==> flow/design.v <==
module ALU(
    clk,
    rst_n,
    valid,
    ready,
    mode,
    in_A,
    in_B,
    out
);
    input         clk, rst_n;
    input         valid;
    input  [1:0]  mode;  
    output        ready;
    input  [31:0] in_A, in_B;
    output [63:0] out;
    parameter IDLE = 3'd0;
    parameter MUL  = 3'd1;
    parameter DIV  = 3'd2;
    parameter AND = 3'd3;
    parameter OR = 3'd4;
    parameter OUT  = 3'd5;
    reg  [ 2:0] state, state_nxt;
    reg  [ 4:0] counter, counter_nxt;
    reg  [63:0] shreg, shreg_nxt;
    reg  [31:0] alu_in, alu_in_nxt;
    reg  [32:0] alu_out;
    reg         ready;
    assign out = shreg;
    always @(*) begin
        if(state==OUT) ready = 1;
        else ready = 0;
    end
    always @(*) begin
        case(state)
            IDLE: begin
                if(!valid)                state_nxt = IDLE;
                else if(valid && mode==0) state_nxt = MUL;
                else if(valid && mode==1) state_nxt = DIV;
                else if(valid && mode==2) state_nxt = AND;
                else                      state_nxt = OR;
            end
            MUL : state_nxt = (counter==31) ? OUT : MUL;
            DIV : state_nxt = (counter==31) ? OUT : DIV;
            AND : state_nxt = OUT;
            OR  : state_nxt = OUT;
            OUT : state_nxt = IDLE;
            default : state_nxt = IDLE;
        endcase
    end
    always @(*) begin
        if(state==MUL && counter<31) begin
            counter_nxt = counter + 1;
        end
        else if(state==DIV && counter<31) begin
            counter_nxt = counter + 1;
        end
        else begin
            counter_nxt = 0;
        end
    end
    always @(*) begin
        case(state)
            IDLE: begin
                if (valid) begin
                    alu_in_nxt = in_B;
                end
                else begin
                    alu_in_nxt = 0;
                end
            end
            OUT : begin
                alu_in_nxt = 0;
            end
            default: begin
                alu_in_nxt = alu_in;
            end
        endcase
    end
    always @(*) begin
        case(state)
            IDLE: alu_out = 0;
            MUL : begin
                if(shreg[0]==1)
                    alu_out = alu_in + shreg[63:32];
                else
                    alu_out = shreg[63:32];
            end
            DIV : begin
                if(shreg[62:31]>=alu_in) begin
                    alu_out = shreg[62:31] - alu_in;
                end
                else begin 
                    alu_out = shreg[62:31];
                end
            end
            AND : alu_out = shreg[31:0] & alu_in;
            OR  : alu_out = shreg[31:0] | alu_in;
            OUT : alu_out = 0;
            default : alu_out = 0;
        endcase
    end
    always @(*) begin
        case(state)
            IDLE: begin
                if (valid) begin
                    shreg_nxt[31:0] = in_A;
                    shreg_nxt[63:32] = 32'b0;
                end
                else begin
                    shreg_nxt[31:0] = 0;
                    shreg_nxt[63:32] = 32'b0;
                end
            end
            MUL : begin
                shreg_nxt = {alu_out, shreg[31:1]};
            end
            DIV : begin
                shreg_nxt = {alu_out[31:0], shreg[30:0], (shreg[62:31]>=alu_in)};
            end
            AND : shreg_nxt = {31'b0, alu_out};
            OR  : shreg_nxt = {31'b0, alu_out};
            OUT :  
            shreg_nxt = shreg;
            default :  
            shreg_nxt = shreg;
        endcase
    end
    always @(posedge clk or negedge rst_n) begin
        if (!rst_n) begin
            state <= IDLE;
            counter <= 0;
            shreg <= 0;
            alu_in <= 0;
        end
        else begin
            state <= state_nxt;
            counter <= counter_nxt;
            shreg <= shreg_nxt;
            alu_in <= alu_in_nxt;
        end
    end
endmodule
# From RTL to reports: ALU
# Tool output for the design above before and after an edit, in the order of the flow.
# "before" refers to lines of the RTL above, "after" to lines of the edited file.
# "diff" is "after" less "before", of the values as shown.
# Operators: Yosys type, input widths -> output width; for muxes data width and select width s.
# Library cell names are shortened.
setup:
  top_module: "ALU"
  clock: "clk"
  cell_library: "sky130hd"
  pvt_corner: "tt_025C_1v80"

# Diff
# The edit as a unified diff against the file above.
# This change comes from a script, not from a designer; no optimisation was intended.
# begin of diff
@@ -22,5 +22,5 @@
     parameter OUT  = 3'd5;
     reg  [ 2:0] state, state_nxt;
-    reg  [ 4:0] counter, counter_nxt;
+    reg  [ 5:0] counter, counter_nxt;
     reg  [63:0] shreg, shreg_nxt;
     reg  [31:0] alu_in, alu_in_nxt;
# end of diff

# Word-level counts
# Source: Yosys, flattened and elaborated, memories not mapped. Widths are those after wreduce. Registers that Yosys merges into a memory's read port (data or address) are not register bits. Print and check cells do not count. Equal cells are merged and count once.
op_classes:
  columns: ["element", "before", "after", "diff"]
  rows:
  - ["mux", 17, 17, 0]
  - ["n_logic", 2, 2, 0]
  - ["eq_ne", 8, 8, 0]
  - ["n_reduce_logical", 10, 10, 0]
  - ["addsub", 3, 3, 0]
  - ["cmp", 2, 2, 0]
ops:
  columns: ["operator", "before", "after", "diff"]
  rows:
  - ["$mux 5", 2, 0, -2]
  - ["$mux 6", 0, 2, 2]
  - ["$add 5x1->5 const B", 1, 0, -1]
  - ["$eq 5x5->1 const B", 1, 0, -1]
  - ["$lt 5x5->1 const B", 1, 0, -1]
  - ["$add 6x1->6 const B", 0, 1, 1]
  - ["$eq 6x5->1 const B", 0, 1, 1]
  - ["$lt 6x5->1 const B", 0, 1, 1]
  - ["$mux 3", 6, 6, 0]
  - ["$logic_and 1x1->1", 5, 5, 0]
  - ["$eq 3x2->1 const B", 2, 2, 0]
  - ["$eq 3x3->1 const B", 2, 2, 0]
  - ["$mux 32", 2, 2, 0]
  - ["$mux 33", 2, 2, 0]
  - ["$add 32x32->33", 1, 1, 0]
  - ["$and 32x32->32", 1, 1, 0]
  - ["$eq 2x1->1 const B", 1, 1, 0]
  - ["$eq 2x2->1 const B", 1, 1, 0]
  - ["$eq 3x1->1 const B", 1, 1, 0]
  - ["$ge 32x32->1", 1, 1, 0]
  - ["$logic_not 2->1", 1, 1, 0]
  - ["$logic_not 3->1", 1, 1, 0]
  - ["$mux 1", 1, 1, 0]
  - ["$or 32x32->32", 1, 1, 0]
  - ["$pmux 3 s4", 1, 1, 0]
  - ["$pmux 32 s2", 1, 1, 0]
  - ["$pmux 33 s3", 1, 1, 0]
  - ["$pmux 64 s4", 1, 1, 0]
# Not every row of either side is listed.
word_totals:
  columns: ["element", "before", "after", "diff"]
  rows:
  - ["out_inout_bits", 65, 65, 0]
  - ["elab_cells", 46, 46, 0]
  - ["reg_bits", 104, 105, 1]
  - ["in_bits", 69, 69, 0]

# Longest topological paths
# Yosys ltp: most cells in a row. Word level: on the elaborated netlist, between registers, memories and ports. Mapped: between sequential cells and ports; inverters and the memories' decode and read muxes count.
depth:
  columns: ["element", "before", "after", "diff"]
  rows:
  - ["depth_word", 7, 7, 0]
  - ["abc_area", "0", "0", null]
  - ["mapped_depth", 15, 15, 0]
  - ["ltp_nobuf", 13, 14, 1]

# Synthesis result
# Source: synth_stat.txt of the flow (Yosys; design flattened, memories mapped). It holds for the ABC_AREA given above (unset counts as 0); a run with the other value may have another netlist.
mapped:
  columns: ["element", "before", "after", "diff"]
  rows:
  - ["ff_cells", 107, 108, 1]
  - ["mapped_cells", 1267, 1220, -47]
  - ["synth_area_mm2", 0.0099508, 0.0098307, -0.0001201]
  - ["buf_cells", 75, 79, 4]
  - ["sequential_area_mm2", 0.0026788, 0.0027038, 0.0000250]
types:
  columns: ["cell_type", "before", "after", "diff"]
  rows:
  - ["o21ai_0", 124, 91, -33]
  - ["nand3_1", 73, 46, -27]
  - ["nand2_1", 122, 104, -18]
  - ["a21oi_1", 105, 118, 13]
  - ["o211ai_1", 16, 27, 11]
  - ["xor2_1", 19, 29, 10]
  - ["o21ai_1", 5, 14, 9]
  - ["buf_2", 4, 13, 9]
  - ["a22oi_1", 7, 15, 8]
  - ["a222oi_1", 25, 31, 6]
  - ["nand2b_1", 12, 6, -6]
  - ["a211o_1", 6, 0, -6]
  - ["clkbuf_1", 63, 58, -5]
  - ["xnor2_1", 30, 25, -5]
  - ["a211oi_1", 18, 13, -5]
  - ["inv_1", 60, 56, -4]
  - ["a21o_1", 35, 31, -4]
  - ["nand4_1", 12, 16, 4]
# Not every row of either side is listed.

# Worst setup path after synthesis
# Source: OpenSTA report_checks on the synthesized netlist (no wires, ideal clock, input and output delay 20% of the period each), path of least setup slack; recovery checks are left aside. Register names are those of the netlist, which keeps one name where synthesis merged equal registers.
synth_path:
  columns: ["element", "before", "after", "diff"]
  rows:
  - ["kind", "flip-flop to flip-flop", "flip-flop to flip-flop", null]
  - ["startpoint", "reg shreg[50]", "reg shreg[31]", null]
  - ["endpoint", "reg shreg[42]", "reg shreg[49]", null]
  - ["n_path_buf", 2, 0, -2]
  - ["setup_time_ns", 0.124, 0.126, 0.002]
  - ["t_arrival_ns", 3.015, 2.990, -0.025]
  - ["slack_ns", 4.861, 4.884, 0.023]
  - ["launch_ns", 0.000, 0.000, 0.000]
  - ["period_ns", 8.0, 8.0, 0.0]
  - ["required_time_ns", 7.876, 7.874, -0.002]
  - ["driving_pins", 14, 15, 1]
  - ["delay_ns", 3.139, 3.116, -0.023]
  - ["synth_period_reached_ns", 3.139, 3.116, -0.023]
# "delay_ns" is the arrival time less input delay plus setup time.
# "driving_pins": output pins that drive a net of the path, with the launching flip-flop's if there is one; two outputs of one cell count as two.
# "synth_period_reached_ns" = period - worst setup slack (recovery checks aside). The figure is calculated, with input and output delays left at 20% of the set period.
# The rows between start and end are the longest chain of elaborated cells between them; the timing report does not say that the signal goes this way. Where chains are equally long, one stands for them.
# A line is the first line of the expression or statement that the cell stems from. Yosys adds cells for indexed reads and writes and turns some case tables into memories.
synth_via_before:
  cell_sequence: "dfrtp_1 -> ha_1 -> buf_2 -> and3_2 -> nand2_2 -> or4_4 -> o21ai_4 -> a31o_2 -> o21a_4 -> buf_6 -> mux2_1 -> a211o_1 -> o211ai_1 -> nand2_1"
  elab_chain_cells: 4
  cone_cells: 4
  classes_between: "1 x compare; 3 x mux"
synth_rtl_before:
  columns: ["element", "line", "source"]
  rows:
  - ["start, declared", 25, "reg  [63:0] shreg, shreg_nxt;"]
  - ["start, assigned", 133, "shreg <= 0;"]
  - ["start, assigned", 139, "shreg <= shreg_nxt;"]
  - ["$ge 32x32->1", 90, "if(shreg[62:31]>=alu_in) begin"]
  - ["$mux 33", 90, null]
  - ["$pmux 33 s3", 81, "case(state)"]
  - ["$pmux 64 s4", 104, "case(state)"]
  - ["end, assigned", 133, null]
  - ["end, assigned", 139, null]
  - ["end, declared", 25, null]
synth_via_after:
  cell_sequence: "dfrtp_1 -> inv_1 -> ha_1 -> inv_1 -> fa_1 -> a21oi_1 -> o22ai_1 -> o21ba_2 -> a221oi_2 -> o21ba_2 -> o21ai_0 -> xor2_1 -> mux2i_1 -> o21bai_1 -> a221o_1"
  elab_chain_cells: 4
  cone_cells: 5
  classes_between: "1 x add/sub; 1 x compare; 3 x mux"
synth_rtl_after:
  columns: ["element", "line", "source"]
  rows:
  - ["start, declared", 25, "reg  [63:0] shreg, shreg_nxt;"]
  - ["start, assigned", 133, "shreg <= 0;"]
  - ["start, assigned", 139, "shreg <= shreg_nxt;"]
  - ["$sub 32x32->33", 91, "alu_out = shreg[62:31] - alu_in;"]
  - ["$mux 33", 90, "if(shreg[62:31]>=alu_in) begin"]
  - ["$pmux 33 s3", 81, "case(state)"]
  - ["$pmux 64 s4", 104, "case(state)"]
  - ["end, assigned", 133, null]
  - ["end, assigned", 139, null]
  - ["end, declared", 25, null]

# Worst path after layout
# From the final timing report of each run of set A: the path of least setup slack in the routed layout; clock arrival at registers is part of the times.
layout_path:
  columns: ["element", "before", "after", "diff"]
  rows:
  - ["kind", "flip-flop to flip-flop", "flip-flop to flip-flop", null]
  - ["startpoint", "reg alu_in[1]", "reg alu_in[1]", null]
  - ["endpoint", "reg shreg[54]", "reg shreg[27]", null]
  - ["required_time_ns", 8.22, 8.25, 0.03]
  - ["t_arrival_ns", 4.17, 4.38, 0.21]
  - ["n_path_buf", 1, 1, 0]
  - ["setup_time_ns", 0.15, 0.11, -0.04]
  - ["driving_pins", 13, 14, 1]
  - ["launch_ns", 0.37, 0.37, 0.00]
  - ["slack_ns", 4.05, 3.88, -0.17]
  - ["period_ns", 8.0, 8.0, 0.0]
# The rows between start and end are the longest chain of elaborated cells between them; the timing report does not say that the signal goes this way. Where chains are equally long, one stands for them.
layout_via_before:
  cell_sequence: "dfrtp_1 -> inv_1 -> ha_1 -> nor2b_1 -> o21bai_1 -> a31oi_2 -> o211ai_1 -> a21oi_2 -> o21ai_2 -> buf_4 -> o21ai_0 -> a211oi_1 -> o311ai_1"
  elab_chain_cells: 4
  cone_cells: 7
  classes_between: "2 x add/sub; 1 x compare; 4 x mux"
layout_rtl_before:
  columns: ["element", "line", "source"]
  rows:
  - ["start, declared", 26, "reg  [31:0] alu_in, alu_in_nxt;"]
  - ["start, assigned", 134, "alu_in <= 0;"]
  - ["start, assigned", 140, "alu_in <= alu_in_nxt;"]
  - ["$add 32x32->33", 85, "alu_out = alu_in + shreg[63:32];"]
  - ["$mux 33", 84, "if(shreg[0]==1)"]
  - ["$pmux 33 s3", 81, "case(state)"]
  - ["$pmux 64 s4", 104, "case(state)"]
  - ["end, assigned", 133, "shreg <= 0;"]
  - ["end, assigned", 139, "shreg <= shreg_nxt;"]
  - ["end, declared", 25, "reg  [63:0] shreg, shreg_nxt;"]
layout_via_after:
  cell_sequence: "dfrtp_1 -> inv_1 -> ha_1 -> nor2b_4 -> o31a_1 -> o31ai_4 -> nand2_1 -> a211oi_4 -> buf_4 -> nor3_1 -> a31oi_1 -> o311ai_1 -> or3_1 -> a221o_1"
  elab_chain_cells: 4
  cone_cells: 7
  classes_between: "2 x add/sub; 1 x compare; 4 x mux"
layout_rtl_after:
  columns: ["element", "line", "source"]
  rows:
  - ["start, declared", 26, "reg  [31:0] alu_in, alu_in_nxt;"]
  - ["start, assigned", 134, "alu_in <= 0;"]
  - ["start, assigned", 140, "alu_in <= alu_in_nxt;"]
  - ["$add 32x32->33", 85, "alu_out = alu_in + shreg[63:32];"]
  - ["$mux 33", 84, "if(shreg[0]==1)"]
  - ["$pmux 33 s3", 81, "case(state)"]
  - ["$pmux 64 s4", 104, "case(state)"]
  - ["end, assigned", 133, "shreg <= 0;"]
  - ["end, assigned", 139, "shreg <= shreg_nxt;"]
  - ["end, declared", 25, "reg  [63:0] shreg, shreg_nxt;"]

# Layout results
# Runs of the flow (Yosys, OpenROAD) on both versions; the two runs of a pair have the same settings. The constraints put input and output delay at 20% of the set period each and load the outputs with 0.01 pF.
settings_set_A:
  CORE_UTILIZATION: 40
  period_ns: 8.0
  CAP_MARGIN: 20
  CORE_MARGIN: 2
  SLEW_MARGIN: 20
measured_set_A:
  columns: ["element", "before", "after", "diff"]
  rows:
  - ["layout_stdcell_area_mm2", 0.0117788, 0.0117262, -0.0000526]
  - ["layout_utilization_pct", 48.3, 48.4, 0.1]
  - ["die_footprint_mm2", 0.026155, 0.025847, -0.000308]
  - ["total_power_uw", 5473, 5425, -48]
  - ["clock_period_reached_ns", 3.945, 4.123, 0.178]
  - ["setup_ws_ns", 4.055, 3.877, -0.178]
  - ["holdWs_ns", 0.460, 0.463, 0.003]
  - ["tns_setup_ns", 0.000, 0.000, 0.000]
  - ["ys_area_mm2", 0.0099508, 0.0098307, -0.0001201]
settings_set_B:
  CORE_MARGIN: 4
  CORE_UTILIZATION: 44
  CTS_CLUSTER_DIAMETER: 153
  CTS_CLUSTER_SIZE: 77
  GPL_ROUTABILITY_DRIVEN: 0
  HOLD_SLACK_MARGIN: 0.3
  MAX_ROUTING_LAYER: "met5"
  PLACE_DENSITY: 0.9
  SETUP_SLACK_MARGIN: 0.57
  TNS_END_PERCENT: 90
  period_ns: 4.88
  CAP_MARGIN: 20
  SLEW_MARGIN: 20
measured_set_B:
  columns: ["element", "before", "after", "diff"]
  rows:
  - ["layout_stdcell_area_mm2", 0.0117725, 0.0117037, -0.0000688]
  - ["layout_utilization_pct", 53.4, 53.5, 0.1]
  - ["die_footprint_mm2", 0.0250858, 0.0247984, -0.0002874]
  - ["total_power_uw", 9041, 8985, -56]
  - ["clock_period_reached_ns", 3.951, 3.757, -0.194]
  - ["setup_ws_ns", 0.929, 1.123, 0.194]
  - ["holdWs_ns", 0.462, 0.469, 0.007]
  - ["tns_setup_ns", 0.000, 0.000, 0.000]
  - ["ys_area_mm2", 0.0099508, 0.0098307, -0.0001201]
# "clock_period_reached_ns" means the clock period less the worst setup slack. The figure is calculated, with input and output delays left at 20% of the set period.
# "total_power_uw" is the tool's figure for a default switching activity; nothing was simulated.
